==> flow/design.v <==
module pc (
    input   wire                clk,
    input   wire                rst,
    input   wire                pause_i,
    input   wire                sel_i,
    input   wire[15:0]  br_addr_i,
    output  wire[15:0]  pc4_o,
    output  reg[15:0]   pc_o
);
assign pc4_o = pc_o + 4;
always @(posedge clk or posedge rst) begin
    if(rst) begin
        pc_o <= 16'h0000;
    end else if (pause_i == 1'b1) begin
        pc_o <= pc_o;
    end else if (sel_i == 1'b1)begin
        pc_o <= br_addr_i;
    end else begin
        pc_o <= pc_o + 4;
    end
end
endmodule  
module if_id (
    input   wire                clk,
    input   wire                rst,
    input   wire                pause_i,
    input   wire[15:0]  pc_i,
    input   wire[15:0]  pc4_i,
    input   wire[31:0]      inst_i,
    input   wire                flush_i,
    output  reg[15:0]   pc_o,
    output  reg[15:0]   pc4_o,
    output  reg[31:0]       inst_o
);
always @(posedge clk or posedge rst) begin
    if(rst) begin
        pc_o   <= 16'b0;
        pc4_o  <= 16'b0;
        inst_o <= 32'b0;
    end else if(flush_i) begin
        pc_o   <= 16'b0;
        pc4_o  <= 16'b0;
        inst_o <= 32'b0;
    end else if(pause_i == 1'b1) begin
        pc_o   <= pc_o;
        pc4_o  <= pc4_o;
        inst_o <= inst_o;
    end else begin
        pc_o   <= pc_i;
        pc4_o  <= pc4_i;
        inst_o <= inst_i;
    end
end
endmodule  
module regfile (
    input   wire                clk,
    input   wire                wen,
    input   wire[4:0]   waddr,
    input   wire[4:0]   raddr1,
    input   wire[4:0]   raddr2,
    input   wire[31:0]      wdata,
    output  wire[31:0]      data1_o,     
    output  wire[31:0]      data2_o      
);
reg [31:0]  regs[0:31];
assign  data1_o = (raddr1 == 5'b00000) ? 32'h0000_0000 
                  : (wen && raddr1 == waddr) ?  wdata
                  : regs[raddr1];
assign  data2_o = (raddr2 == 5'b00000) ? 32'h0000_0000 
                  : (wen && raddr2 == waddr) ?  wdata
                  : regs[raddr2];
always @(posedge clk) begin
    if(wen) begin
        regs[waddr] <= wdata;
    end else begin
        regs[0] <= 32'h0000_0000; 
    end
end
endmodule  
module ctrl (
    input   wire        rst,
    input   wire[6:0]   opcode,
    input   wire[2:0]   func3,
    input   wire[6:0]   func7,
    output  reg         inst_valid,
    output  reg[2:0]    imm_sel,
    output  reg         reg_wen,
    output  reg         op1_sel,
    output  reg         op2_sel,
    output  reg[1:0]    alu_sel,
    output  reg[3:0]    alu_op,
    output  reg         mem_wen,
    output  reg[1:0]    wb_sel,
    output  reg[2:0]    br_sel,
    output  wire        is_jalr_o
);
assign is_jalr_o = (opcode == 7'b1100111) && (func3 == 3'b000);
always @(*) begin
    if(rst) begin
        inst_valid = 1'b0;
        imm_sel    = 3'b000;
        reg_wen    = 1'b0;
        op1_sel    = 1'b0;
        op2_sel    = 1'b1;
        alu_sel    = 2'b00;
        alu_op     = 4'b0000;
        mem_wen    = 1'b0;
        wb_sel     = 2'b00;
        br_sel     = 3'b000;
    end
    else begin
        case (opcode)
            7'b0110011: begin
                case (func7[5]) 
                    1'b0: begin
                        case (func3)
                            3'b000: begin        
                                inst_valid = 1'b1;             
                                imm_sel    = 3'b000;
                                reg_wen    = 1'b1;
                                op1_sel    = 1'b1;
                                op2_sel    = 1'b0;
                                alu_sel    = 2'b01;
                                alu_op     = 4'b0001;
                                mem_wen    = 1'b0;
                                wb_sel     = 2'b10;
                                br_sel     = 3'b000;
                            end
                            3'b010: begin      
                                inst_valid = 1'b1;                 
                                imm_sel    = 3'b000;
                                reg_wen    = 1'b1;
                                op1_sel    = 1'b1;
                                op2_sel    = 1'b0;
                                alu_sel    = 2'b01;
                                alu_op     = 4'b1011;
                                mem_wen    = 1'b0;
                                wb_sel     = 2'b10;
                                br_sel     = 3'b000;
                            end
                            3'b011: begin     
                                inst_valid = 1'b1;                   
                                imm_sel    = 3'b000;
                                reg_wen    = 1'b1;
                                op1_sel    = 1'b1;
                                op2_sel    = 1'b0;
                                alu_sel    = 2'b01;
                                alu_op     = 4'b1100;
                                mem_wen    = 1'b0;
                                wb_sel     = 2'b10;
                                br_sel     = 3'b000;
                            end
                            3'b111: begin     
                                inst_valid = 1'b1;                  
                                imm_sel    = 3'b000;
                                reg_wen    = 1'b1;
                                op1_sel    = 1'b1;
                                op2_sel    = 1'b0;
                                alu_sel    = 2'b11;
                                alu_op     = 4'b1000;
                                mem_wen    = 1'b0;
                                wb_sel     = 2'b10;
                                br_sel     = 3'b000;
                            end
                            3'b110: begin    
                                inst_valid = 1'b1;               
                                imm_sel    = 3'b000;
                                reg_wen    = 1'b1;
                                op1_sel    = 1'b1;
                                op2_sel    = 1'b0;
                                alu_sel    = 2'b11;
                                alu_op     = 4'b1001;
                                mem_wen    = 1'b0;
                                wb_sel     = 2'b10;
                                br_sel     = 3'b000;
                            end
                            3'b100: begin     
                                inst_valid = 1'b1;                 
                                imm_sel    = 3'b000;
                                reg_wen    = 1'b1;
                                op1_sel    = 1'b1;
                                op2_sel    = 1'b0;
                                alu_sel    = 2'b11;
                                alu_op     = 4'b1010;
                                mem_wen    = 1'b0;
                                wb_sel     = 2'b10;
                                br_sel     = 3'b000;
                            end
                            3'b001: begin   
                                inst_valid = 1'b1;                    
                                imm_sel    = 3'b000;
                                reg_wen    = 1'b1;
                                op1_sel    = 1'b1;
                                op2_sel    = 1'b0;
                                alu_sel    = 2'b10;
                                alu_op     = 4'b0101;
                                mem_wen    = 1'b0;
                                wb_sel     = 2'b10;
                                br_sel     = 3'b000;
                            end
                            3'b101: begin    
                                inst_valid = 1'b1;                    
                                imm_sel    = 3'b000;
                                reg_wen    = 1'b1;
                                op1_sel    = 1'b1;
                                op2_sel    = 1'b0;
                                alu_sel    = 2'b10;
                                alu_op     = 4'b0110;
                                mem_wen    = 1'b0;
                                wb_sel     = 2'b10;
                                br_sel     = 3'b000;
                            end
                            default begin
                                inst_valid = 1'b0;
                                imm_sel    = 3'b000;
                                reg_wen    = 1'b0;
                                op1_sel    = 1'b0;
                                op2_sel    = 1'b1;
                                alu_sel    = 2'b00;
                                alu_op     = 4'b0000;
                                mem_wen    = 1'b0;
                                wb_sel     = 2'b00;
                                br_sel     = 3'b000;
                            end
                        endcase
                    end
                    1'b1: begin
                        case (func3)
                            3'b000: begin   
                                inst_valid = 1'b1;                    
                                imm_sel    = 3'b000;
                                reg_wen    = 1'b1;
                                op1_sel    = 1'b1;
                                op2_sel    = 1'b0;
                                alu_sel    = 2'b01;
                                alu_op     = 4'b0010;
                                mem_wen    = 1'b0;
                                wb_sel     = 2'b10;
                                br_sel     = 3'b000;
                            end
                            3'b101: begin
                                inst_valid = 1'b1;
                                imm_sel    = 3'b000;
                                reg_wen    = 1'b1;
                                op1_sel    = 1'b1;
                                op2_sel    = 1'b0;
                                alu_sel    = 2'b10;
                                alu_op     = 4'b0111;
                                mem_wen    = 1'b0;
                                wb_sel     = 2'b10;
                                br_sel     = 3'b000;
                            end
                            default begin
                                inst_valid = 1'b0;
                                imm_sel    = 3'b000;
                                reg_wen    = 1'b0;
                                op1_sel    = 1'b0;
                                op2_sel    = 1'b1;
                                alu_sel    = 2'b00;
                                alu_op     = 4'b0000;
                                mem_wen    = 1'b0;
                                wb_sel     = 2'b00;
                                br_sel     = 3'b000;
                            end
                        endcase
                    end
                    default begin
                        inst_valid = 1'b0;
                        imm_sel    = 3'b000;
                        reg_wen    = 1'b0;
                        op1_sel    = 1'b0;
                        op2_sel    = 1'b1;
                        alu_sel    = 2'b00;
                        alu_op     = 4'b0000;
                        mem_wen    = 1'b0;
                        wb_sel     = 2'b00;
                        br_sel     = 3'b000;
                    end
                endcase
            end
            7'b0010011: begin
                case (func3)
                    3'b000: begin       
                        inst_valid = 1'b1;                 
                        imm_sel    = 3'b001;
                        reg_wen    = 1'b1;
                        op1_sel    = 1'b1;
                        op2_sel    = 1'b1;
                        alu_sel    = 2'b01;
                        alu_op     = 4'b0001;
                        mem_wen    = 1'b0;
                        wb_sel     = 2'b10;
                        br_sel     = 3'b000;
                    end
                    3'b010: begin       
                        inst_valid = 1'b1;                
                        imm_sel    = 3'b001;
                        reg_wen    = 1'b1;
                        op1_sel    = 1'b1;
                        op2_sel    = 1'b1;
                        alu_sel    = 2'b01;
                        alu_op     = 4'b1011;
                        mem_wen    = 1'b0;
                        wb_sel     = 2'b10;
                        br_sel     = 3'b000;
                    end
                    3'b011: begin      
                        inst_valid = 1'b1;                  
                        imm_sel    = 3'b001;
                        reg_wen    = 1'b1;
                        op1_sel    = 1'b1;
                        op2_sel    = 1'b1;
                        alu_sel    = 2'b01;
                        alu_op     = 4'b1100;
                        mem_wen    = 1'b0;
                        wb_sel     = 2'b10;
                        br_sel     = 3'b000;
                    end
                    3'b111: begin     
                        inst_valid = 1'b1;                  
                        imm_sel    = 3'b001;
                        reg_wen    = 1'b1;
                        op1_sel    = 1'b1;
                        op2_sel    = 1'b1;
                        alu_sel    = 2'b11;
                        alu_op     = 4'b1000;
                        mem_wen    = 1'b0;
                        wb_sel     = 2'b10;
                        br_sel     = 3'b000;
                    end
                    3'b110: begin        
                        inst_valid = 1'b1;                
                        imm_sel    = 3'b001;
                        reg_wen    = 1'b1;
                        op1_sel    = 1'b1;
                        op2_sel    = 1'b1;
                        alu_sel    = 2'b11;
                        alu_op     = 4'b1001;
                        mem_wen    = 1'b0;
                        wb_sel     = 2'b10;
                        br_sel     = 3'b000;
                    end 
                    3'b100: begin     
                        inst_valid = 1'b1;                  
                        imm_sel    = 3'b001;
                        reg_wen    = 1'b1;
                        op1_sel    = 1'b1;
                        op2_sel    = 1'b1;
                        alu_sel    = 2'b11;
                        alu_op     = 4'b1010;
                        mem_wen    = 1'b0;
                        wb_sel     = 2'b10;
                        br_sel     = 3'b000;
                    end
                    3'b001: begin     
                        inst_valid = 1'b1;                  
                        imm_sel    = 3'b001;
                        reg_wen    = 1'b1;
                        op1_sel    = 1'b1;
                        op2_sel    = 1'b1;
                        alu_sel    = 2'b10;
                        alu_op     = 4'b0101;
                        mem_wen    = 1'b0;
                        wb_sel     = 2'b10;
                        br_sel     = 3'b000;
                    end
                    3'b101: begin   
                        inst_valid = 1'b1;                    
                        imm_sel    = 3'b001;
                        reg_wen    = 1'b1;
                        op1_sel    = 1'b1;
                        op2_sel    = 1'b1;
                        alu_sel    = 2'b10;
                        mem_wen    = 1'b0;
                        wb_sel     = 2'b10;
                        br_sel     = 3'b000;
                        if(func7[5]) begin
                            alu_op = 4'b0111;
                        end else begin
                            alu_op = 4'b0110;
                        end
                    end
                    default begin
                        inst_valid = 1'b0;
                        imm_sel    = 3'b000;
                        reg_wen    = 1'b0;
                        op1_sel    = 1'b0;
                        op2_sel    = 1'b1;
                        alu_sel    = 2'b00;
                        alu_op     = 4'b0000;
                        mem_wen    = 1'b0;
                        wb_sel     = 2'b00;
                        br_sel     = 3'b000;
                    end
                endcase
            end
            7'b0000011: begin
                case (func3)
                    3'b010: begin
                        inst_valid = 1'b1;
                        imm_sel    = 3'b001;
                        reg_wen    = 1'b1;
                        op1_sel    = 1'b1;
                        op2_sel    = 1'b1;
                        alu_sel    = 2'b01;
                        alu_op     = 4'b0001;
                        mem_wen    = 1'b0;
                        wb_sel     = 2'b11;
                        br_sel     = 3'b000;
                    end
                    default begin
                        inst_valid = 1'b0;
                        imm_sel    = 3'b000;
                        reg_wen    = 1'b0;
                        op1_sel    = 1'b0;
                        op2_sel    = 1'b1;
                        alu_sel    = 2'b00;
                        alu_op     = 4'b0000;
                        mem_wen    = 1'b0;
                        wb_sel     = 2'b00;
                        br_sel     = 3'b000;
                    end
                endcase
            end
            7'b1100111: begin
                if(func3 == 3'b000) begin
                        inst_valid = 1'b1;                       
                        imm_sel    = 3'b001;
                        reg_wen    = 1'b1;
                        op1_sel    = 1'b0;
                        op2_sel    = 1'b1;
                        alu_sel    = 2'b00;
                        alu_op     = 4'b0000;
                        mem_wen    = 1'b0;
                        wb_sel     = 2'b01;
                        br_sel     = 3'b111;
                end else begin     
                    inst_valid = 1'b0;
                    imm_sel    = 3'b000;
                    reg_wen    = 1'b0;
                    op1_sel    = 1'b0;
                    op2_sel    = 1'b1;
                    alu_sel    = 2'b00;
                    alu_op     = 4'b0000;
                    mem_wen    = 1'b0;
                    wb_sel     = 2'b00;
                    br_sel     = 3'b000;
                end
            end
            7'b0100011: begin
                case (func3)
                    3'b010: begin
                        inst_valid = 1'b1;
                        imm_sel    = 3'b010;
                        reg_wen    = 1'b0;
                        op1_sel    = 1'b1;
                        op2_sel    = 1'b1;
                        alu_sel    = 2'b01;
                        alu_op     = 4'b0001;
                        mem_wen    = 1'b1;
                        wb_sel     = 2'b00;
                        br_sel     = 3'b000;
                    end
                    default begin     
                        inst_valid = 1'b0;
                        imm_sel    = 3'b000;
                        reg_wen    = 1'b0;
                        op1_sel    = 1'b0;
                        op2_sel    = 1'b1;
                        alu_sel    = 2'b00;
                        alu_op     = 4'b0000;
                        mem_wen    = 1'b0;
                        wb_sel     = 2'b00;
                        br_sel     = 3'b000;
                    end
                endcase
            end
            7'b1100011: begin
                case (func3)
                    3'b000: begin
                        inst_valid = 1'b1;
                        imm_sel    = 3'b011;
                        reg_wen    = 1'b0;
                        op1_sel    = 1'b0;
                        op2_sel    = 1'b1;
                        alu_sel    = 2'b01;
                        alu_op     = 4'b0001;
                        mem_wen    = 1'b0;
                        wb_sel     = 2'b00;
                        br_sel     = 3'b001;
                    end
                    3'b001: begin
                        inst_valid = 1'b1;
                        imm_sel    = 3'b011;
                        reg_wen    = 1'b0;
                        op1_sel    = 1'b0;
                        op2_sel    = 1'b1;
                        alu_sel    = 2'b01;
                        alu_op     = 4'b0001;
                        mem_wen    = 1'b0;
                        wb_sel     = 2'b00;
                        br_sel     = 3'b010;
                    end
                    3'b100: begin
                        inst_valid = 1'b1;
                        imm_sel    = 3'b011;
                        reg_wen    = 1'b0;
                        op1_sel    = 1'b0;
                        op2_sel    = 1'b1;
                        alu_sel    = 2'b01;
                        alu_op     = 4'b0001;
                        mem_wen    = 1'b0;
                        wb_sel     = 2'b00;
                        br_sel     = 3'b011;
                    end
                    3'b110: begin
                        inst_valid = 1'b1;
                        imm_sel    = 3'b011;
                        reg_wen    = 1'b0;
                        op1_sel    = 1'b0;
                        op2_sel    = 1'b1;
                        alu_sel    = 2'b01;
                        alu_op     = 4'b0001;
                        mem_wen    = 1'b0;
                        wb_sel     = 2'b00;
                        br_sel     = 3'b100;
                    end
                    3'b101: begin
                        inst_valid = 1'b1;
                        imm_sel    = 3'b011;
                        reg_wen    = 1'b0;
                        op1_sel    = 1'b0;
                        op2_sel    = 1'b1;
                        alu_sel    = 2'b01;
                        alu_op     = 4'b0001;
                        mem_wen    = 1'b0;
                        wb_sel     = 2'b00;
                        br_sel     = 3'b101;
                    end
                    3'b111: begin 
                        inst_valid = 1'b1;   
                        imm_sel    = 3'b011;
                        reg_wen    = 1'b0;
                        op1_sel    = 1'b0;
                        op2_sel    = 1'b1;
                        alu_sel    = 2'b01;
                        alu_op     = 4'b0001;
                        mem_wen    = 1'b0;
                        wb_sel     = 2'b00;
                        br_sel     = 3'b110;
                    end
                    default begin   
                        inst_valid = 1'b0;
                        imm_sel    = 3'b000;
                        reg_wen    = 1'b0;
                        op1_sel    = 1'b0;
                        op2_sel    = 1'b1;
                        alu_sel    = 2'b00;
                        alu_op     = 4'b0000;
                        mem_wen    = 1'b0;
                        wb_sel     = 2'b00;
                        br_sel     = 3'b000;
                    end
                endcase
            end
            7'b0110111: begin
                inst_valid = 1'b1;
                imm_sel    = 3'b100;
                reg_wen    = 1'b1;
                op1_sel    = 1'b1;
                op2_sel    = 1'b1;
                alu_sel    = 2'b01;
                alu_op     = 4'b0011;
                mem_wen    = 1'b0;
                wb_sel     = 2'b10;
                br_sel     = 3'b000;
            end
            7'b0010111: begin       
                inst_valid = 1'b1;      
                imm_sel    = 3'b100;
                reg_wen    = 1'b1;
                op1_sel    = 1'b0;
                op2_sel    = 1'b1;
                alu_sel    = 2'b01;
                alu_op     = 4'b0001;
                mem_wen    = 1'b0;
                wb_sel     = 2'b10;
                br_sel     = 3'b000;
            end
            7'b1101111: begin
                inst_valid = 1'b1;
                imm_sel    = 3'b101;
                reg_wen    = 1'b1;
                op1_sel    = 1'b0;
                op2_sel    = 1'b1;
                alu_sel    = 2'b01;
                alu_op     = 4'b0001;
                mem_wen    = 1'b0;
                wb_sel     = 2'b01;
                br_sel     = 3'b111;
            end
            default begin
                inst_valid = 1'b0;
                imm_sel    = 3'b000;
                reg_wen    = 1'b0;
                op1_sel    = 1'b0;
                op2_sel    = 1'b1;
                alu_sel    = 2'b00;
                alu_op     = 4'b0000;
                mem_wen    = 1'b0;
                wb_sel     = 2'b00;
                br_sel     = 3'b000;
            end
        endcase
    end
end
endmodule  
module imm_gen (
    input   wire            rst,
    input   wire[2:0]       sel_i,
    input   wire[31:7]      data_i,
    output  reg[31:0]   imm_o
);
always @(*) begin
    if(rst) begin
        imm_o = 32'h0000_0000;
    end else begin
        case (sel_i)
            3'b001: begin
                imm_o = { { 20{data_i[31]} }, data_i[31:20]};
            end
            3'b010: begin
                imm_o = { { 20{data_i[31]} } , data_i[31:25], data_i[11:7]};
            end
            3'b011: begin
                imm_o = { { 20{data_i[31]} } , data_i[7], data_i[30:25], data_i[11:8], 1'b0};
            end
            3'b100: begin
                imm_o = { data_i[31:12], 12'b0};
            end
            3'b101: begin
                imm_o = {  { 12{data_i[31]} }, data_i[19:12], data_i[20], data_i[30:21], 1'b0 };
            end
            default begin
                imm_o = 32'h0000_0000;
            end
        endcase
    end
end
endmodule  
module branch (
    input   wire            rst,
    input   wire[2:0]       sel_i,
    input   wire[31:0]  data1_i,
    input   wire[31:0]  data2_i,
    input   wire[15:0]      pc_i,
    input   wire[15:0]      imm_i,
    input   wire            is_jalr_i,
    output  wire[15:0]      br_addr_o,
    output  reg             pc_sel_o
);
assign br_addr_o = (is_jalr_i) ? (data1_i + imm_i) : pc_i + imm_i;
wire[31:0] data_sub = data1_i + ( ~data2_i + 1 );
wire data1_eq_data2 = (data1_i == data2_i);
wire data1_lt_data2 = ( (sel_i == 3'b011) || (sel_i == 3'b101) ) ?
                            (  ( data1_i[31] && !data2_i[31])
                            || ( data1_i[31] &&  data2_i[31] && data_sub[31])
                            || (!data1_i[31] && !data2_i[31] && data_sub[31]) )
                            :  ( data1_i < data2_i );
always @(*) begin
    if(rst) begin
        pc_sel_o = 1'b0;
    end else begin
        case (sel_i)
            3'b001: begin
                pc_sel_o = data1_eq_data2;
            end
            3'b010: begin
                pc_sel_o = ~data1_eq_data2;
            end          
            3'b011,3'b100: begin
                pc_sel_o = data1_lt_data2;
            end     
            3'b101,3'b110: begin
                pc_sel_o = ~data1_lt_data2;
            end
            3'b111: begin
                pc_sel_o = 1'b1;
            end
            default begin
                pc_sel_o = 1'b0;
            end
        endcase
    end
end
endmodule  
module id (
    input   wire                rst,
    input   wire[31:0]      inst_i,
    input   wire[31:0]      rdata1_i,
    input   wire[31:0]      rdata2_i,
    input   wire[15:0]          pc_i,
    output  wire                inst_valid_o,
    output  wire                pc_sel_o,
    output  wire[15:0]          br_addr_o,
    output  wire                reg_wen_o,
    output  wire[4:0]   reg_waddr_o,
    output  wire[31:0]      op1_o,
    output  wire[31:0]      op2_o,
    output  wire[1:0]           alu_sel_o,
    output  wire[3:0]           alu_op_o,
    output  wire                mem_wen_o,
    output  wire[31:0]      mem_wdata_o,
    output  wire[1:0]           wb_sel_o,
    input   wire                ex_wen_i,
    input   wire[4:0]   ex_waddr_i,
    input   wire[31:0]      ex_wdata_i,
    input   wire                mem_wen_i,
    input   wire[4:0]   mem_waddr_i,
    input   wire[31:0]      mem_wdata_i,
    output  wire                op1_sel_o,
    output  wire[4:0]   raddr1_o,
    output  wire                op2_sel_o,
    output  wire[4:0]   raddr2_o
);
wire[2:0]    ctrl_imm_sel_o;
wire         ctrl_op1_sel_o;
wire         ctrl_op2_sel_o;
wire[2:0]    ctrl_br_sel_o;
wire         ctrl_is_jalr_o;
wire[31:0]  immgen_imm_o;
wire    reg1_ex_forward = (ex_wen_i == 1'b1) && (ex_waddr_i == inst_i[19:15]);
wire    reg1_mem_forward = (mem_wen_i == 1'b1) && (mem_waddr_i == inst_i[19:15]);
wire    reg2_ex_forward = (ex_wen_i == 1'b1) && (ex_waddr_i == inst_i[24:20]);
wire    reg2_mem_forward = (mem_wen_i == 1'b1) && (mem_waddr_i == inst_i[24:20]);
wire[31:0]    reg1_data = (inst_i[19:15] == 5'b00000) ? 32'h0000_0000 
                                : (reg1_ex_forward == 1'b1) ? ex_wdata_i
                                : (reg1_mem_forward == 1'b1) ? mem_wdata_i
                                : rdata1_i ;
wire[31:0]    reg2_data = (inst_i[24:20] == 5'b00000) ? 32'h0000_0000
                                : (reg2_ex_forward == 1'b1) ? ex_wdata_i
                                : (reg2_mem_forward == 1'b1) ? mem_wdata_i
                                : rdata2_i ;
assign op1_o = (ctrl_op1_sel_o == 1'b0) ? {16'b0,pc_i} 
                : reg1_data;
assign op2_o = (ctrl_op2_sel_o == 1'b1) ? immgen_imm_o 
                : reg2_data;
ctrl u_ctrl(
    .rst(rst),
    .opcode(inst_i[6:0]),
    .func3(inst_i[14:12]),
    .func7(inst_i[31:25]),
    .inst_valid(inst_valid_o),
    .imm_sel(ctrl_imm_sel_o),
    .reg_wen(reg_wen_o),
    .op1_sel(ctrl_op1_sel_o),
    .op2_sel(ctrl_op2_sel_o),
    .alu_sel(alu_sel_o),
    .alu_op(alu_op_o),
    .mem_wen(mem_wen_o),
    .wb_sel(wb_sel_o),
    .br_sel(ctrl_br_sel_o),
    .is_jalr_o(ctrl_is_jalr_o)
);
imm_gen u_imm_gen(
    .rst(rst),
    .sel_i(ctrl_imm_sel_o),
    .data_i(inst_i[31:7]),
    .imm_o(immgen_imm_o)
);
branch u_branch(
    .rst(rst),
    .sel_i(ctrl_br_sel_o),
    .data1_i(reg1_data),
    .data2_i(reg2_data),
    .pc_i(pc_i),
    .imm_i(immgen_imm_o[15:0]),
    .is_jalr_i(ctrl_is_jalr_o),
    .pc_sel_o(pc_sel_o),
    .br_addr_o(br_addr_o)
);
assign reg_waddr_o = inst_i[11:7];
assign mem_wdata_o = reg2_data;
wire uses_rs1 = (inst_i[6:0] == 7'b0110011)  || (inst_i[6:0] == 7'b0010011) ||
                (inst_i[6:0] == 7'b0000011) || (inst_i[6:0] == 7'b1100111) ||
                (inst_i[6:0] == 7'b0100011)  || (inst_i[6:0] == 7'b1100011);
wire uses_rs2 = (inst_i[6:0] == 7'b0110011)  || (inst_i[6:0] == 7'b0100011)  ||
                (inst_i[6:0] == 7'b1100011);
assign op1_sel_o = uses_rs1 ? 1'b1 : 1'b0;
assign raddr1_o  = inst_i[19:15];
assign op2_sel_o = uses_rs2 ? 1'b0 : 1'b1;
assign raddr2_o  = inst_i[24:20]; 
endmodule  
module id_ex (
    input   wire                clk,
    input   wire                rst,
    input   wire                pause_i,
    input   wire                inst_valid_i,
    input   wire[31:0]      op1_i,
    input   wire[31:0]      op2_i,
    input   wire[1:0]           alu_sel_i,
    input   wire[3:0]           alu_op_i,
    input   wire                reg_wen_i,
    input   wire[4:0]   reg_waddr_i,
    input   wire[1:0]           wb_sel_i,
    input   wire[15:0]  pc_i,
    input   wire[15:0]  pc4_i,
    input   wire                mem_wen_i,
    input   wire[31:0]      mem_wdata_i,
    output  reg                 inst_valid_o,
    output  reg[31:0]       op1_o,
    output  reg[31:0]       op2_o,
    output  reg[1:0]            alu_sel_o,
    output  reg[3:0]            alu_op_o,
    output  reg                 reg_wen_o,
    output  reg[4:0]    reg_waddr_o,
    output  reg[1:0]            wb_sel_o,
    output  reg[15:0]   pc_o,
    output  reg[15:0]   pc4_o,
    output  reg                 mem_wen_o,
    output  reg[31:0]       mem_wdata_o
);
always @(posedge clk or posedge rst) begin
    if(rst) begin
        inst_valid_o <= 1'b0;
        op1_o        <= 32'h0000_0000;
        op2_o        <= 32'h0000_0000;
        alu_sel_o    <= 2'b00;
        alu_op_o     <= 4'b0000;
        reg_wen_o    <= 1'b0;
        reg_waddr_o  <= 5'b00000;
        wb_sel_o     <= 2'b00;
        pc_o         <= 16'h0000;
        pc4_o        <= 16'h0000;
        mem_wen_o    <= 1'b0;
        mem_wdata_o  <= 1'b0;
    end else if(pause_i == 1'b1) begin
        inst_valid_o <= 1'b0;
        op1_o        <= 32'h0000_0000;
        op2_o        <= 32'h0000_0000;
        alu_sel_o    <= 2'b00;
        alu_op_o     <= 4'b0000;
        reg_wen_o    <= 1'b0;
        reg_waddr_o  <= 5'b00000;
        wb_sel_o     <= 2'b00;
        pc_o         <= 16'h0000;
        pc4_o        <= 16'h0000;
        mem_wen_o    <= 1'b0;
        mem_wdata_o  <= 1'b0;
    end else begin
        inst_valid_o <= inst_valid_i;
        op1_o        <= op1_i;
        op2_o        <= op2_i;
        alu_sel_o    <= alu_sel_i;
        alu_op_o     <= alu_op_i;
        reg_wen_o    <= reg_wen_i;
        reg_waddr_o  <= reg_waddr_i;
        wb_sel_o     <= wb_sel_i;
        pc_o         <= pc_i;
        pc4_o        <= pc4_i;
        mem_wen_o    <= mem_wen_i;
        mem_wdata_o  <= mem_wdata_i;
    end
end
endmodule  
module alu (
    input   wire            rst,
    input   wire[31:0]  num1_i,
    input   wire[31:0]  num2_i,
    input   wire[1:0]       sel,    
    input   wire[3:0]       op,     
    output  reg[31:0]       result_o
);
reg[31:0]   result_arith;
reg[31:0]   result_shift;
reg[31:0]   result_logic;
wire[31:0] num_add = num1_i + num2_i;
wire[31:0] num_sub = num1_i + ( ~num2_i + 1 );
wire num1_eq_num2 = (num1_i == num2_i);
wire num1_lt_num2 = ( op == 4'b1011) ?
                            (  ( num1_i[31] && !num2_i[31])
                            || ( num1_i[31] &&  num2_i[31] && num_sub[31])
                            || (!num1_i[31] && !num2_i[31] && num_sub[31]) )
                            :  ( num1_i < num2_i );
always @(*) begin
    if(rst) begin
        result_arith = 32'h0000_0000;
    end else begin
        case (op)
            4'b0001: begin
                result_arith = num_add;
            end
            4'b0010: begin
                result_arith = num_sub;
            end
            4'b0011: begin
                result_arith = num2_i;
            end
            4'b1011,4'b1100: begin
                result_arith = num1_lt_num2;
            end
            default begin
                result_arith = 32'h0000_0000;
            end        
        endcase
    end
end
always @(*) begin
    if(rst) begin
        result_shift = 32'h0000_0000;
    end else begin
        case (op)
            4'b0101: begin
                result_shift = num1_i << num2_i[4:0];
            end
            4'b0110: begin
                result_shift = num1_i >> num2_i[4:0];
            end
            4'b0111: begin
                result_shift = $signed( num1_i ) >>> num2_i[4:0];
            end
            default begin
                result_shift = 32'h0000_0000;
            end
        endcase
    end
end
always @(*) begin
    if(rst) begin
        result_logic = 32'h0000_0000;
    end else begin
        case (op)
            4'b1000: begin
                result_logic = num1_i & num2_i;
            end
            4'b1001: begin
                result_logic = num1_i | num2_i;
            end
            4'b1010: begin
                result_logic = num1_i ^ num2_i;
            end
            default begin
                result_logic = 32'h0000_0000;
            end
        endcase
    end 
end
always @(*) begin
    case (sel)
        2'b01: begin
            result_o = result_arith;
        end
        2'b11: begin
            result_o = result_logic;
        end
        2'b10: begin
            result_o = result_shift;
        end
        default begin
            result_o = 32'h0000_0000;
        end
    endcase
end
endmodule  
module ex (      
    input  wire                 rst,
    input  wire                 inst_valid_i,
    input  wire[31:0]       op1_i,
    input  wire[31:0]       op2_i,
    input  wire[1:0]            alu_sel_i,
    input  wire[3:0]            alu_op_i,
    input  wire                 reg_wen_i,
    input  wire[4:0]    reg_waddr_i,
    input  wire[1:0]            wb_sel_i,
    input  wire[15:0]   pc_i,
    input  wire[15:0]   pc4_i,
    input  wire                 mem_wen_i,
    input  wire[31:0]       mem_wdata_i, 
    output wire                 inst_valid_o,
    output wire                 mem_wen_o,
    output wire[31:0]       mem_wdata_o,
    output wire                 reg_wen_o,
    output wire[4:0]    reg_waddr_o,
    output wire[31:0]       alu_result_o,
    output wire[1:0]            wb_sel_o,
    output wire[15:0]           pc_o,
    output wire[15:0]           pc4_o,
    output wire[31:0]       data_forward_o
);
assign inst_valid_o = inst_valid_i;
assign mem_wen_o = mem_wen_i;
assign mem_wdata_o = mem_wdata_i;
assign reg_wen_o = reg_wen_i;
assign reg_waddr_o = reg_waddr_i;
assign wb_sel_o = wb_sel_i;
assign pc_o  = pc_i;
assign pc4_o = pc4_i;
alu u_alu(
    .rst(rst),
    .num1_i(op1_i),
    .num2_i(op2_i),
    .sel(alu_sel_i),
    .op(alu_op_i),
    .result_o(alu_result_o)
);
assign data_forward_o = wb_sel_i == (2'b01) ? {16'b0,pc4_i} : alu_result_o;
endmodule  
module ex_mem (
    input   wire                clk,
    input   wire                rst,
    input   wire                pause_i, 
    input   wire                inst_valid_i,
    input   wire                mem_wen_i,
    input   wire[31:0]      mem_wdata_i,
    input   wire                reg_wen_i,
    input   wire[4:0]   reg_waddr_i,
    input   wire[31:0]      alu_result_i,
    input   wire[1:0]           wb_sel_i, 
    input   wire[15:0]          pc_i,
    input   wire[15:0]          pc4_i,
    output   reg                inst_valid_o,
    output   reg                mem_wen_o,
    output   reg[31:0]      mem_wdata_o,
    output   reg                reg_wen_o,
    output   reg[4:0]   reg_waddr_o,
    output   reg[31:0]      alu_result_o,
    output   reg[1:0]           wb_sel_o,
    output   reg[15:0]          pc_o,
    output   reg[15:0]          pc4_o
);
always @(posedge clk or posedge rst) begin
    if(rst) begin
        inst_valid_o <= 1'b0;
        mem_wen_o    <= 1'b0;
        mem_wdata_o  <= 32'h0000_0000;
        reg_wen_o    <= 1'b0;
        reg_waddr_o  <= 5'b00000;
        alu_result_o <= 32'h0000_0000;
        wb_sel_o     <= 2'b00;
        pc_o         <= 16'h0000;
        pc4_o        <= 16'h0000;
    end else if(pause_i == 1'b1) begin
        inst_valid_o <= 1'b0;
        mem_wen_o    <= 1'b0;
        mem_wdata_o  <= 32'h0000_0000;
        reg_wen_o    <= 1'b0;
        reg_waddr_o  <= 5'b00000;
        alu_result_o <= 32'h0000_0000;
        wb_sel_o     <= 2'b00;
        pc_o         <= 16'h0000;
        pc4_o        <= 16'h0000;
    end else begin
        inst_valid_o <= inst_valid_i;
        mem_wen_o    <= mem_wen_i;
        mem_wdata_o  <= mem_wdata_i;
        reg_wen_o    <= reg_wen_i;
        reg_waddr_o  <= reg_waddr_i;
        alu_result_o <= alu_result_i;
        wb_sel_o     <= wb_sel_i;
        pc_o         <= pc_i;
        pc4_o        <= pc4_i;
    end
end
endmodule  
module mem (
    input   wire[31:0]      alu_result_i,
    input   wire[1:0]           wb_sel_i,
    input   wire[15:0]          pc4_i,
    input   wire[31:0]      dm_data_i,
    output  wire[31:0]      reg_wdata_o
);
assign  reg_wdata_o = (wb_sel_i == 2'b10) ? alu_result_i
                        : (wb_sel_i == 2'b01) ? pc4_i
                        : (wb_sel_i == 2'b11) ? dm_data_i
                        : 32'h0000_0000;
endmodule  
module mem_wb (
    input   wire                clk,
    input   wire                rst,
    input   wire                pause_i, 
    input   wire                inst_valid_i,
    input   wire                reg_wen_i,
    input   wire[4:0]   reg_waddr_i,
    input   wire[31:0]      reg_wdata_i,
    input   wire[15:0]          pc_i,
    output  reg                 inst_valid_o,
    output  reg                 reg_wen_o,
    output  reg[4:0]    reg_waddr_o,
    output  reg[31:0]       reg_wdata_o,
    output  reg[15:0]           pc_o
);
always @(posedge clk or posedge rst) begin
    if(rst) begin
        inst_valid_o <= 1'b0;
        reg_wen_o    <= 1'b0;
        reg_waddr_o  <= 5'b00000;
        reg_wdata_o  <= 32'h0000_0000;
        pc_o         <= 16'h0000;
    end else if(pause_i == 1'b1) begin
        inst_valid_o <= 1'b0;
        reg_wen_o    <= 1'b0;
        reg_waddr_o  <= 5'b00000;
        reg_wdata_o  <= 32'h0000_0000;
        pc_o         <= 16'h0000;
    end else begin
        inst_valid_o <= inst_valid_i;
        reg_wen_o    <= reg_wen_i;
        reg_waddr_o  <= reg_waddr_i;
        reg_wdata_o  <= reg_wdata_i;
        pc_o         <= pc_i;
    end
end
endmodule  
module bubble (
    input   wire                rst,
    input   wire                ex_wen_i,
    input   wire[1:0]           ex_wb_sel_i,
    input   wire[4:0]   ex_reg_waddr_i,
    input   wire                id_op1_sel_i,
    input   wire[4:0]   id_raddr1_i,
    input   wire                id_op2_sel_i,
    input   wire[4:0]   id_raddr2_i,
    output  reg                 pc_pause_o,
    output  reg                 ifid_pause_o,
    output  reg                 idex_pause_o,
    output  reg                 exmem_pause_o,
    output  reg                 memwb_pause_o
);
wire    lu_pause = (ex_wen_i == 1'b1) && ( ex_wb_sel_i == 2'b11 ) 
                && ( ( id_op1_sel_i == 1'b1 && id_raddr1_i == ex_reg_waddr_i)
                    || (id_op2_sel_i == 1'b0 && id_raddr2_i == ex_reg_waddr_i) );
always @(*) begin
    if(rst) begin
        pc_pause_o    = 1'b0; 
        ifid_pause_o  = 1'b0;
        idex_pause_o  = 1'b0;
        exmem_pause_o = 1'b0;
        memwb_pause_o = 1'b0;
    end else if(lu_pause) begin
        pc_pause_o    = 1'b1; 
        ifid_pause_o  = 1'b1;
        idex_pause_o  = 1'b1;
        exmem_pause_o = 1'b0;
        memwb_pause_o = 1'b0;
    end else begin
        pc_pause_o    = 1'b0; 
        ifid_pause_o  = 1'b0;
        idex_pause_o  = 1'b0;
        exmem_pause_o = 1'b0;
        memwb_pause_o = 1'b0;
    end
end
endmodule  
module miniRV (
    input   wire                clk,
    input   wire                rst,
    input   wire[31:0]      inst_i,
    input   wire[31:0]      mem_rdata_i,
    output  wire[13:0]   inst_addr_o,
    output  wire[15:0]          mem_addr_o,
    output  wire                mem_wen_o,
    output  wire[31:0]      mem_wdata_o,
    output          debug_wb_have_inst,    
    output [31:0]   debug_wb_pc,           
    output          debug_wb_ena,          
    output [4:0]    debug_wb_reg,          
    output [31:0]   debug_wb_value         
);
wire                pc_sel_i;
wire                id_pc_sel_o;
wire[15:0]          pc_br_addr_i;
wire[15:0]  pc_pc_o;
wire[15:0]  pc_pc4_o;
assign inst_addr_o = pc_pc_o[15:2];
wire[15:0]          ifid_pc_o;
wire[15:0]          ifid_pc4_o;
wire[31:0]      ifid_inst_o;
wire                idex_inst_valid_i;
wire[31:0]      idex_op1_i;
wire[31:0]      idex_op2_i;
wire[1:0]           idex_alu_sel_i;
wire[3:0]           idex_alu_op_i;
wire                idex_reg_wen_i;
wire[4:0]   idex_reg_waddr_i;
wire[1:0]           idex_wb_sel_i;
wire                idex_mem_wen_i;
wire[31:0]      idex_mem_wdata_i;
wire[31:0]      idex_op1_o;
wire[31:0]      idex_op2_o;
wire[1:0]           idex_alu_sel_o;
wire[3:0]           idex_alu_op_o;
wire                idex_reg_wen_o;
wire[4:0]   idex_reg_waddr_o;
wire[1:0]           idex_wb_sel_o;
wire[15:0]  idex_pc_o;
wire[15:0]  idex_pc4_o;
wire                idex_mem_wen_o;
wire[31:0]      idex_mem_wdata_o;
wire[31:0]      ex_data_forward_o;
wire                exmem_inst_valid_i;
wire                exmem_mem_wen_i;
wire[31:0]      exmem_mem_wdata_i;
wire                exmem_reg_wen_i;
wire[4:0]   exmem_reg_waddr_i;
wire[31:0]      exmem_alu_result_i;
wire[1:0]           exmem_wb_sel_i;
wire[15:0]          exmem_pc4_i;
wire                exmem_inst_valid_o;
wire                exmem_reg_wen_o;
wire[4:0]   exmem_reg_waddr_o;
wire[31:0]      exmem_alu_result_o;
wire[1:0]           exmem_wb_sel_o;
wire[15:0]          exmem_pc4_o;
wire[15:0]          exmem_pc_i;
wire[15:0]          exmem_pc_o;
wire                memwb_reg_wen_i;
wire[4:0]   memwb_reg_waddr_i;
wire[31:0]      memwb_reg_wdata_i;
wire[15:0]          trace_pc; 
wire                regfile_wen_i;
wire[31:0]      regfile_wdata_i;
wire[4:0]   regfile_waddr_i;
wire[4:0]   regfile_raddr1_i;
wire[4:0]   regfile_raddr2_i;
wire[31:0]      regfile_data1_o;
wire[31:0]      regfile_data2_o;
wire[31:0]      alu_num1_i;
wire[31:0]      alu_num2_i;
wire[1:0]           alu_sel_i;    
wire[5:0]           alu_op_i;     
wire                bubble_id_op1_sel_i;
wire[4:0]   bubble_id_raddr1_i;
wire                bubble_id_op2_sel_i;
wire[4:0]   bubble_id_raddr2_i;
wire                bubble_pc_pause_o;
wire                bubble_ifid_pause_o;
wire                bubble_idex_pause_o;
wire                bubble_exmem_pause_o;
wire                bubble_memwb_pause_o;
pc u_pc(
    .clk(clk),
    .rst(rst),
    .pause_i(bubble_pc_pause_o),
    .sel_i(pc_sel_i),
    .br_addr_i(pc_br_addr_i),
    .pc4_o(pc_pc4_o),
    .pc_o(pc_pc_o)
);
if_id u_if_id(
    .clk(clk),
    .rst(rst),
    .pause_i(bubble_ifid_pause_o),
    .pc_i(pc_pc_o),
    .pc4_i(pc_pc4_o),
    .inst_i(inst_i),
    .flush_i(pc_sel_i),
    .pc_o(ifid_pc_o),
    .pc4_o(ifid_pc4_o),
    .inst_o(ifid_inst_o)
);
regfile u_regfile(
    .clk(clk),
    .wen(regfile_wen_i),
    .waddr(regfile_waddr_i),
    .raddr1(ifid_inst_o[19:15]),
    .raddr2(ifid_inst_o[24:20]),
    .wdata(regfile_wdata_i),
    .data1_o(regfile_data1_o),
    .data2_o(regfile_data2_o)
);
id u_id(
    .rst(rst),
    .inst_i(ifid_inst_o),
    .rdata1_i(regfile_data1_o),
    .rdata2_i(regfile_data2_o),
    .pc_i(ifid_pc_o),
    .pc_sel_o(id_pc_sel_o),
    .br_addr_o(pc_br_addr_i),
    .reg_wen_o(idex_reg_wen_i),
    .reg_waddr_o(idex_reg_waddr_i),
    .inst_valid_o(idex_inst_valid_i),
    .op1_o(idex_op1_i),
    .op2_o(idex_op2_i),
    .alu_sel_o(idex_alu_sel_i),
    .alu_op_o(idex_alu_op_i),
    .mem_wen_o(idex_mem_wen_i),
    .mem_wdata_o(idex_mem_wdata_i),
    .wb_sel_o(idex_wb_sel_i),
    .ex_wen_i(exmem_reg_wen_i),
    .ex_waddr_i(exmem_reg_waddr_i),
    .ex_wdata_i(ex_data_forward_o),
    .mem_wen_i(exmem_reg_wen_o),
    .mem_waddr_i(exmem_reg_waddr_o),
    .mem_wdata_i(memwb_reg_wdata_i),
    .op1_sel_o(bubble_id_op1_sel_i),
    .raddr1_o(bubble_id_raddr1_i),
    .op2_sel_o(bubble_id_op2_sel_i),
    .raddr2_o(bubble_id_raddr2_i)
);
wire idex_inst_valid_o;
id_ex u_id_ex(
    .clk(clk),
    .rst(rst),
    .pause_i(bubble_idex_pause_o),
    .inst_valid_i(idex_inst_valid_i),
    .op1_i(idex_op1_i),
    .op2_i(idex_op2_i),
    .alu_sel_i(idex_alu_sel_i),
    .alu_op_i(idex_alu_op_i),
    .reg_wen_i(idex_reg_wen_i),
    .reg_waddr_i(idex_reg_waddr_i),
    .wb_sel_i(idex_wb_sel_i),
    .pc_i(ifid_pc_o),
    .pc4_i(ifid_pc4_o),
    .mem_wen_i(idex_mem_wen_i),
    .mem_wdata_i(idex_mem_wdata_i),
    .inst_valid_o(idex_inst_valid_o),
    .op1_o(idex_op1_o),
    .op2_o(idex_op2_o),
    .alu_sel_o(idex_alu_sel_o),
    .alu_op_o(idex_alu_op_o),
    .reg_wen_o(idex_reg_wen_o),
    .reg_waddr_o(idex_reg_waddr_o),
    .wb_sel_o(idex_wb_sel_o),
    .pc_o(idex_pc_o),
    .pc4_o(idex_pc4_o),
    .mem_wen_o(idex_mem_wen_o),
    .mem_wdata_o(idex_mem_wdata_o)
);
ex u_ex(
    .rst(rst),
    .inst_valid_i(idex_inst_valid_o),
    .op1_i(idex_op1_o),
    .op2_i(idex_op2_o),
    .alu_sel_i(idex_alu_sel_o),
    .alu_op_i(idex_alu_op_o),
    .reg_wen_i(idex_reg_wen_o),
    .reg_waddr_i(idex_reg_waddr_o),
    .wb_sel_i(idex_wb_sel_o),
    .pc_i(idex_pc_o),
    .pc4_i(idex_pc4_o),
    .mem_wen_i(idex_mem_wen_o),
    .mem_wdata_i(idex_mem_wdata_o),
    .inst_valid_o(exmem_inst_valid_i),
    .mem_wen_o(exmem_mem_wen_i),
    .mem_wdata_o(exmem_mem_wdata_i),
    .reg_wen_o(exmem_reg_wen_i),
    .reg_waddr_o(exmem_reg_waddr_i),
    .alu_result_o(exmem_alu_result_i),
    .wb_sel_o(exmem_wb_sel_i),
    .pc_o(exmem_pc_i),
    .pc4_o(exmem_pc4_i),
    .data_forward_o(ex_data_forward_o)
);
ex_mem u_ex_mem(
    .clk(clk),
    .rst(rst),
    .pause_i(bubble_exmem_pause_o),
    .inst_valid_i(exmem_inst_valid_i),
    .mem_wen_i(exmem_mem_wen_i),
    .mem_wdata_i(exmem_mem_wdata_i),
    .reg_wen_i(exmem_reg_wen_i),
    .reg_waddr_i(exmem_reg_waddr_i),
    .alu_result_i(exmem_alu_result_i),
    .wb_sel_i(exmem_wb_sel_i), 
    .pc4_i(exmem_pc4_i),
    .inst_valid_o(exmem_inst_valid_o),
    .mem_wen_o(mem_wen_o),
    .mem_wdata_o(mem_wdata_o),
    .reg_wen_o(exmem_reg_wen_o),
    .reg_waddr_o(exmem_reg_waddr_o),
    .alu_result_o(exmem_alu_result_o),
    .wb_sel_o(exmem_wb_sel_o), 
    .pc4_o(exmem_pc4_o),
    .pc_i(exmem_pc_i),
    .pc_o(exmem_pc_o)
);
mem u_mem(
    .alu_result_i(exmem_alu_result_o),
    .wb_sel_i(exmem_wb_sel_o),
    .pc4_i(exmem_pc4_o),
    .dm_data_i(mem_rdata_i),
    .reg_wdata_o(memwb_reg_wdata_i)
);
mem_wb u_mem_wb(
    .clk(clk),
    .rst(rst),
    .pause_i(bubble_memwb_pause_o),
    .inst_valid_i(exmem_inst_valid_o),
    .reg_wen_i(exmem_reg_wen_o),
    .reg_waddr_i(exmem_reg_waddr_o),
    .reg_wdata_i(memwb_reg_wdata_i),
    .inst_valid_o(debug_wb_have_inst),
    .reg_wen_o(regfile_wen_i),
    .reg_waddr_o(regfile_waddr_i),
    .reg_wdata_o(regfile_wdata_i),
    .pc_i(exmem_pc_o),
    .pc_o(trace_pc)
);
bubble u_bubble(
    .rst(rst),
    .ex_wen_i(idex_reg_wen_o),
    .ex_wb_sel_i(idex_wb_sel_o),
    .ex_reg_waddr_i(idex_reg_waddr_o),
    .id_op1_sel_i(bubble_id_op1_sel_i),
    .id_raddr1_i(bubble_id_raddr1_i),
    .id_op2_sel_i(bubble_id_op2_sel_i),
    .id_raddr2_i(bubble_id_raddr2_i),
    .pc_pause_o(bubble_pc_pause_o),
    .ifid_pause_o(bubble_ifid_pause_o),
    .idex_pause_o(bubble_idex_pause_o),
    .exmem_pause_o(bubble_exmem_pause_o),
    .memwb_pause_o(bubble_memwb_pause_o)
);
assign mem_addr_o = exmem_alu_result_o[15:0];
assign pc_sel_i = id_pc_sel_o & ~bubble_pc_pause_o;
assign debug_wb_pc        = {16'b0,trace_pc};
assign debug_wb_ena       = regfile_wen_i;
assign debug_wb_reg       = regfile_waddr_i;
assign debug_wb_value     = regfile_wdata_i;
endmodule  
# ---- Tool chain data of miniRV
# Tool output for the design above, in the order of the flow.
# Line numbers count from 1 in the design file above.
# Library cell names are shortened.
# A cell with - has no value.
dict set report inputs {
  top {miniRV}
  clk_port {clk}
  lib {sky130hd}
  pvt_corner {tt_025C_1v80}
}

# ---- Word level
# Yosys after proc, flatten, opt, wreduce and memory -nomap, before mapping. Memory bits, and registers merged into a memory's read port (data or address), are not among the register bits. Print and check cells are not counted.
# Yosys's memory passes give these memory sizes; they may raise the number of words (mostly to a power of two), join words into wider ones and drop unused or constant bits.
dict set report classes {
  n_reduce_logical 55
  n_mul 0
  logic 10
  mux 115
  addsub 8
  div 0
  n_cmp 2
  shift 3
  equal 57
}
# cell count
set ops {}
lappend ops {{32-bit two-way mux} 25}
lappend ops {{32-bit case mux with 3-bit select} 3}
lappend ops {{32-bit case mux with 5-bit select} 1}
lappend ops {{32-bit case mux with 4-bit select} 1}
lappend ops {{16-bit two-way mux} 8}
lappend ops {{32-bit adder} 3}
lappend ops {{32-bit by 1-bit adder with 32-bit output (second input constant)} 2}
lappend ops {{32-bit less-than comparator} 2}
lappend ops {{32-bit inverter} 2}
lappend ops {{5-bit equality test} 8}
lappend ops {{16-bit adder} 2}
lappend ops {{32-bit equality test} 1}
lappend ops {{32-bit bitwise AND} 1}
lappend ops {{32-bit bitwise OR} 1}
lappend ops {{32-bit bitwise XOR} 1}
lappend ops {{32-bit by 5-bit << shifter with 32-bit output} 1}
lappend ops {{32-bit by 5-bit right shift with 32-bit output} 1}
lappend ops {{32-bit by 5-bit >>> shifter with 32-bit output} 1}
lappend ops {{32-bit OR reduction} 1}
lappend ops {{4-bit case mux with 8-bit select} 1}
lappend ops {{1-bit two-way mux} 32}
lappend ops {{3-bit equality test (second input constant)} 10}
lappend ops {{4-bit case mux with 6-bit select} 1}
lappend ops {{3-bit case mux with 8-bit select} 1}
lappend ops {{1-bit logical AND} 21}
lappend ops {{7-bit by 6-bit equality test with 1-bit output (second input constant)} 3}
lappend ops {{7-bit equality test (second input constant)} 3}
lappend ops {{4-bit equality test (second input constant)} 5}
# Not listed: further kinds 38, cells in them 108.
dict set report bits {
  word_cells 282
  clocked_rd_ports_x_width 0
  register_bits 385
  mem_bits_ro 48
  out_inout_bits 134
  ramBits 1024
  latch_bits 0
  inputBits 66
  memories 2
}
# memory size width read_ports write_ports line_no
set mem_list {}
lappend mem_list {u_regfile.regs 32 32 2 1 65} ;# reg [31:0]  regs[0:31];
lappend mem_list {{(no name shown)} 8 6 1 0 116} ;# case (func3)

# ---- Logic depth
# Longest topological path by Yosys (ltp), each cell counted once; first at word level (registers and memories cut), then after technology mapping (sequential cells cut; the memories' decode and read muxes count).
dict set report depth {
  depth_word 25
  abc_area 0
  ltp_mapped 46
  ltp_nobuf 39
}

# ---- Mapped cells and area
# Source: synth_stat.txt of the flow (Yosys; design flattened, memories mapped). It holds for the ABC_AREA given above (unset counts as 0); a run with the other value may have another netlist.
# The area totals of this step are shown rounded.
# type count area_total_um2
set by_type {}
lappend by_type {edfxtp_1 1024 3.07E+04}
lappend by_type {mux4_2 695 1.57E+04}
lappend by_type {dfrtp_1 379 9.48E+03}
lappend by_type {ha_1 145 1814.24}
lappend by_type {mux2i_1 140 1.4E+03}
lappend by_type {a21oi_1 258 1.29E+03}
lappend by_type {nand2_1 312 1.17E+03}
lappend by_type {nor2_1 310 1.16E+03}
lappend by_type {o21ai_0 214 1.07E+03}
lappend by_type {clkbuf_1 211 792.01}
lappend by_type {and2_1 113 706.928}
lappend by_type {a22o_1 80 700.672}
lappend by_type {mux2_2 55 619.344}
lappend by_type {buf_2 109 545.523}
lappend by_type {a211oi_1 67 502.982}
lappend by_type {inv_1 119 446.678}
lappend by_type {xnor2_1 46 402.886}
lappend by_type {nand3_1 77 385.37}
# Not listed: further types 83, cells in them 919.
dict set report mapped {
  yosys_area_um2 75490
  seq_area_um2 40230
  n_buf 437
  cells 5273
  ffs 1403
}
# The figures by module come from a second, unflattened synthesis with its own total; it is not the netlist above.
dict set report hier_totals {
  cells_unflattened 6097
  area_unflattened_um2 79460
}
# Rows give one instance, submodules left out.
# mod seq_area_um2 area_um2 n_inst n_cells
set modules {}
lappend modules {regfile 30750 48420 1 2661}
lappend modules {alu 0.0 9469 1 1334}
lappend modules {id_ex 3603 4775 1 305}
lappend modules {ex_mem 2653 3387 1 224}
lappend modules {id 0.0 2858 1 471}
lappend modules {if_id 1602 2621 1 207}
lappend modules {branch 0.0 1906 1 250}
lappend modules {mem_wb 1376 1882 1 117}
lappend modules {pc 400.4 1106 1 118}
lappend modules {ex 0.0 912.1 1 111}
lappend modules {mem 0.0 734.5 1 74}
lappend modules {ctrl 0.0 660.6 1 107}
lappend modules {imm_gen 0.0 432.9 1 79}
lappend modules {bubble 0.0 161.4 1 21}
lappend modules {miniRV 0.0 137.6 1 18}

# ---- Timing after synthesis
# Source: OpenSTA report_checks on the synthesized netlist (no wires, ideal clock, input and output delay 20% of the period each), path of least setup slack; recovery checks are left aside. Register names are those of the netlist, which keeps one name where synthesis merged equal registers.
dict set report synth_timing {
  path_type {in2reg}
  from {input port rst}
  to {register u_if_id.inst_o[17]}
  t_required_ns 9.432
  setup_slack_ns -7.473
  delay_ns 15.073
  setup_time_ns 0.068
  path_buffers 2
  driving_pins 25
  period_ns 9.5
  arrival_time_ns 16.905
  in_delay_ns 1.900
  t_first_pin_ns 1.900
  synth_period_reached_ns 16.973
}
# "delay_ns" is the arrival time less input delay plus setup time.
# "driving_pins": output pins that drive a net of the path, with the launching flip-flop's if there is one; two outputs of one cell count as two.
# "synth_period_reached_ns" = period - worst setup slack (recovery checks aside). The figure is calculated, with input and output delays left at 20% of the set period.
# The rows between start and end are the longest chain of elaborated cells between them; the timing report does not say that the signal goes this way. Where chains are equally long, one stands for them.
# A line is the first line of the expression or statement that the cell stems from. Yosys adds cells for indexed reads and writes and turns some case tables into memories.
# At most two assigning lines are given for a register; there are more.
dict set report synth_via {
  path_cell_list {clkinv_1 > nand2_1 > clkbuf_1 > o21ai_0 > a311o_1 > mux2i_1 > mux2_2 > nor2_1 > ha_1 > a21o_1 > a21o_1 > a221oi_1 > o31ai_1 > nor2b_1 > o31ai_1 > a31oi_1 > nor2_1 > fa_1 > a32oi_1 > a211o_1 > o211ai_1 > a21oi_1 > nor2_1 > clkbuf_1 > a22o_1}
  elab_chain_len 17
  cells_between 45
  classes_between {2 x add/sub; 1 x compare; 9 x eq/ne; 16 x mux; 5 x logic; 12 x reduce/logical}
}
# item line_no
set synth_rtl {}
lappend synth_rtl {{from (decl)} 1156} ;# input   wire                rst,
lappend synth_rtl {{32-bit two-way mux} 909} ;# if(rst) begin
lappend synth_rtl {{32-bit case mux with 3-bit select} 949} ;# case (sel)
lappend synth_rtl {{32-bit two-way mux} 1006} ;# assign data_forward_o = wb_sel_i == (2'b01) ? {16'b0,pc4_i} : alu_result_o;
lappend synth_rtl {{32-bit two-way mux} 741} ;# : (reg2_ex_forward == 1'b1) ? ex_wdata_i
lappend synth_rtl {{32-bit two-way mux} 740} ;# wire[31:0]    reg2_data = (inst_i[24:20] == 5'b00000) ? 32'h0000_0000
lappend synth_rtl {{32-bit inverter} 663} ;# wire[31:0] data_sub = data1_i + ( ~data2_i + 1 );
lappend synth_rtl {{32-bit by 1-bit adder with 32-bit output} 663}
lappend synth_rtl {{[... 2 more ...]} -}
lappend synth_rtl {{1-bit logical OR (2 in a row)} 666} ;# (  ( data1_i[31] && !data2_i[31])
lappend synth_rtl {{1-bit two-way mux} 665} ;# wire data1_lt_data2 = ( (sel_i == 3'b011) || (sel_i == 3'b101) ) ?
lappend synth_rtl {{1-bit inverter} 685} ;# pc_sel_o = ~data1_lt_data2;
lappend synth_rtl {{1-bit case mux with 5-bit select} 674} ;# case (sel_i)
lappend synth_rtl {{1-bit two-way mux} 671} ;# if(rst) begin
lappend synth_rtl {{1-bit bitwise AND} 1416} ;# assign pc_sel_i = id_pc_sel_o & ~bubble_pc_pause_o;
lappend synth_rtl {{32-bit two-way mux} 40} ;# end else if(flush_i) begin
lappend synth_rtl {{to (assign)} 47} ;# inst_o <= inst_o;
lappend synth_rtl {{to (assign)} 51} ;# inst_o <= inst_i;
lappend synth_rtl {{to (decl)} 33} ;# output  reg[31:0]       inst_o
# Some nets on the timed path still bear RTL names; the line given drives or declares the net.
# signal line_no
set synth_nets {}
lappend synth_nets {exmem_alu_result_i[9] 949}

# ---- Path in the finished layout
# Path of least setup slack in the final report of stored run 1 (OpenROAD, finished layout, wires in). Where an end is a register, its clock arrival counts in the times.
dict set report layout_timing {
  path_type {reg2reg}
  from {register u_id_ex.op1_o[10]}
  to {register u_if_id.pc4_o[12]}
  t_required_ns 10.17
  t_first_pin_ns 0.79
  path_buffers 1
  arrival_time_ns 9.65
  driving_pins 40
  setup_slack_ns 0.52
  period_ns 9.5
  setup_time_ns 0.12
}
# The rows between start and end are the longest chain of elaborated cells between them; the timing report does not say that the signal goes this way. Where chains are equally long, one stands for them.
# At most two assigning lines are given for a register; there are more.
dict set report layout_via {
  path_cell_list {dfrtp_1 > inv_1 > ha_1 > nor2b_1 > or4_1 > o221a_2 > a31oi_2 > o21a_1 > a21oi_1 > nor2_1 > nor2_1 > nor2_1 > o21bai_1 > fa_1 > nor2_1 > mux2i_1 > o32ai_1 > a22oi_1 > [... 4 more ...] > nand2_1 > ha_1 > o21ai_0 > a31oi_1 > o31ai_1 > nor2b_1 > o31ai_1 > a31oi_1 > nor2_1 > fa_1 > a32oi_1 > a211o_1 > o211ai_1 > a21oi_2 > buf_4 > inv_1 > nand2_1 > o21ai_0}
  elab_chain_len 23
  cells_between 48
  classes_between {4 x add/sub; 2 x compare; 2 x eq/ne; 3 x shift; 17 x mux; 7 x logic; 13 x reduce/logical}
}
# item line_no
set layout_rtl {}
lappend layout_rtl {{from (decl)} 811} ;# output  reg[31:0]       op1_o,
lappend layout_rtl {{from (assign)} 826} ;# op1_o        <= 32'h0000_0000;
lappend layout_rtl {{from (assign)} 852} ;# op1_o        <= op1_i;
lappend layout_rtl {{32-bit adder} 878} ;# wire[31:0] num_sub = num1_i + ( ~num2_i + 1 );
lappend layout_rtl {{1-bit logical AND} 882} ;# || ( num1_i[31] &&  num2_i[31] && num_sub[31])
lappend layout_rtl {{1-bit logical OR (2 in a row)} 881} ;# (  ( num1_i[31] && !num2_i[31])
lappend layout_rtl {{1-bit two-way mux} 880} ;# wire num1_lt_num2 = ( op == 4'b1011) ?
lappend layout_rtl {{32-bit case mux with 4-bit select} 889} ;# case (op)
lappend layout_rtl {{32-bit two-way mux} 886} ;# if(rst) begin
lappend layout_rtl {{32-bit case mux with 3-bit select} 949} ;# case (sel)
lappend layout_rtl {{[... 7 more ...]} -}
lappend layout_rtl {{1-bit logical OR (2 in a row)} 666} ;# (  ( data1_i[31] && !data2_i[31])
lappend layout_rtl {{1-bit two-way mux} 665} ;# wire data1_lt_data2 = ( (sel_i == 3'b011) || (sel_i == 3'b101) ) ?
lappend layout_rtl {{1-bit inverter} 685} ;# pc_sel_o = ~data1_lt_data2;
lappend layout_rtl {{1-bit case mux with 5-bit select} 674} ;# case (sel_i)
lappend layout_rtl {{1-bit two-way mux} 671} ;# if(rst) begin
lappend layout_rtl {{1-bit bitwise AND} 1416} ;# assign pc_sel_i = id_pc_sel_o & ~bubble_pc_pause_o;
lappend layout_rtl {{16-bit two-way mux} 40} ;# end else if(flush_i) begin
lappend layout_rtl {{to (assign)} 46} ;# pc4_o  <= pc4_o;
lappend layout_rtl {{to (assign)} 50} ;# pc4_o  <= pc4_i;
lappend layout_rtl {{to (decl)} 32} ;# output  reg[15:0]   pc4_o,
# Some nets on the timed path still bear RTL names; the line given drives or declares the net.
# signal line_no
set layout_nets {}
lappend layout_nets {exmem_alu_result_i[0] 949}

# Below are 6 stored runs of the flow (Yosys, OpenROAD; platform sky130hd) on miniRV, each with its settings and what was measured, unordered. Constraints: input delay and output delay 20% of the set period each, output load 0.01 pF.
# "achieved_clock_period_ns" means the clock period less the worst setup slack. The figure is calculated, with input and output delays left at 20% of the set period.
# "worstPathTime_ns" is the time allowed to the run's worst setup path (the clock period less input and output delay, where it has them) less its slack. Clock arrival times count: a late capture clock shortens it, a late launch clock lengthens it.
# "final_power_mw" is the tool's figure for a default switching activity; nothing was simulated.
# Measured values are rounded.
run="stored run 1" settings CAP_MARGIN=25 CELL_PAD_IN_SITES_GLOBAL_PLACEMENT=3 CORE_MARGIN=4 CORE_UTILIZATION=57 CTS_CLUSTER_DIAMETER=82 GPL_ROUTABILITY_DRIVEN=0 HOLD_SLACK_MARGIN=0.14 period_ns=9.5 SLEW_MARGIN=20
run="stored run 1" results synth_area_um2=75490 die_area_um2=138300 layout_stdcell_area_um2=84410 finish.utilization_pct=64.2 fin_ws_ns=0.520 setup_tns_ns=0.000 final_hold_ws_ns=0.331 final_power_mw=14.10 achieved_clock_period_ns=8.980 worstPathTime_ns=8.98 critical_path_type="reg2reg"
run="stored run 2" settings ABC_AREA=1 CELL_PAD_IN_SITES_DETAIL_PLACEMENT=1 CELL_PAD_IN_SITES_GLOBAL_PLACEMENT=3 CORE_MARGIN=5 CORE_UTILIZATION=38 period_ns=5.03 CAP_MARGIN=20 SLEW_MARGIN=20
run="stored run 2" results synth_area_um2=78200 die_area_um2=215000 layout_stdcell_area_um2=102800 finish.utilization_pct=50.2 fin_ws_ns=-0.755 setup_tns_ns=-53.60 final_hold_ws_ns=0.341 final_power_mw=32.54 achieved_clock_period_ns=5.785 worstPathTime_ns=5.78 critical_path_type="reg2reg"
run="stored run 3" settings SETUP_SLACK_MARGIN=1.76 period_ns=8.95 CAP_MARGIN=20 CORE_MARGIN=2 CORE_UTILIZATION=40 SLEW_MARGIN=20
run="stored run 3" results synth_area_um2=75490 die_area_um2=192200 layout_stdcell_area_um2=87990 finish.utilization_pct=46.9 fin_ws_ns=1.457 setup_tns_ns=0.000 final_hold_ws_ns=0.336 final_power_mw=15.52 achieved_clock_period_ns=7.493 worstPathTime_ns=7.49 critical_path_type="reg2reg"
run="stored run 4" settings CAP_MARGIN=5 CELL_PAD_IN_SITES_GLOBAL_PLACEMENT=2 CORE_MARGIN=10 CORE_UTILIZATION=64 CTS_CLUSTER_DIAMETER=226 GPL_ROUTABILITY_DRIVEN=0 HOLD_SLACK_MARGIN=0.14 MIN_ROUTING_LAYER="met1" TNS_END_PERCENT=65 period_ns=14.1 SLEW_MARGIN=20
run="stored run 4" results synth_area_um2=75490 die_area_um2=132100 layout_stdcell_area_um2=83470 finish.utilization_pct=71.5 fin_ws_ns=4.390 setup_tns_ns=0.000 final_hold_ws_ns=0.326 final_power_mw=9.553 achieved_clock_period_ns=9.710 worstPathTime_ns=6.89 critical_path_type="in2reg"
run="stored run 5" settings ABC_AREA=0 CAP_MARGIN=30 CORE_ASPECT_RATIO=1.69 CORE_UTILIZATION=23 PLACE_DENSITY_LB_ADDON=0.17 SLEW_MARGIN=25 period_ns=5.28 CORE_MARGIN=2
run="stored run 5" results synth_area_um2=75490 die_area_um2=333000 layout_stdcell_area_um2=99810 finish.utilization_pct=30.5 fin_ws_ns=-2.057 setup_tns_ns=-155.0 final_hold_ws_ns=0.342 final_power_mw=27.18 achieved_clock_period_ns=7.337 worstPathTime_ns=7.34 critical_path_type="reg2reg"
run="stored run 6" settings CAP_MARGIN=35 CELL_PAD_IN_SITES_GLOBAL_PLACEMENT=1 CORE_ASPECT_RATIO=1.51 CORE_MARGIN=3 CORE_UTILIZATION=57 CTS_CLUSTER_DIAMETER=372 CTS_CLUSTER_SIZE=96 PLACE_DENSITY_LB_ADDON=0.06 SETUP_SLACK_MARGIN=1.01 SLEW_MARGIN=15 period_ns=10.9
run="stored run 6" results synth_area_um2=75490 die_area_um2=136900 layout_stdcell_area_um2=80540 finish.utilization_pct=61.4 fin_ws_ns=1.647 setup_tns_ns=0.000 final_hold_ws_ns=0.367 final_power_mw=9.048 achieved_clock_period_ns=9.253 worstPathTime_ns=9.25 critical_path_type="reg2reg"
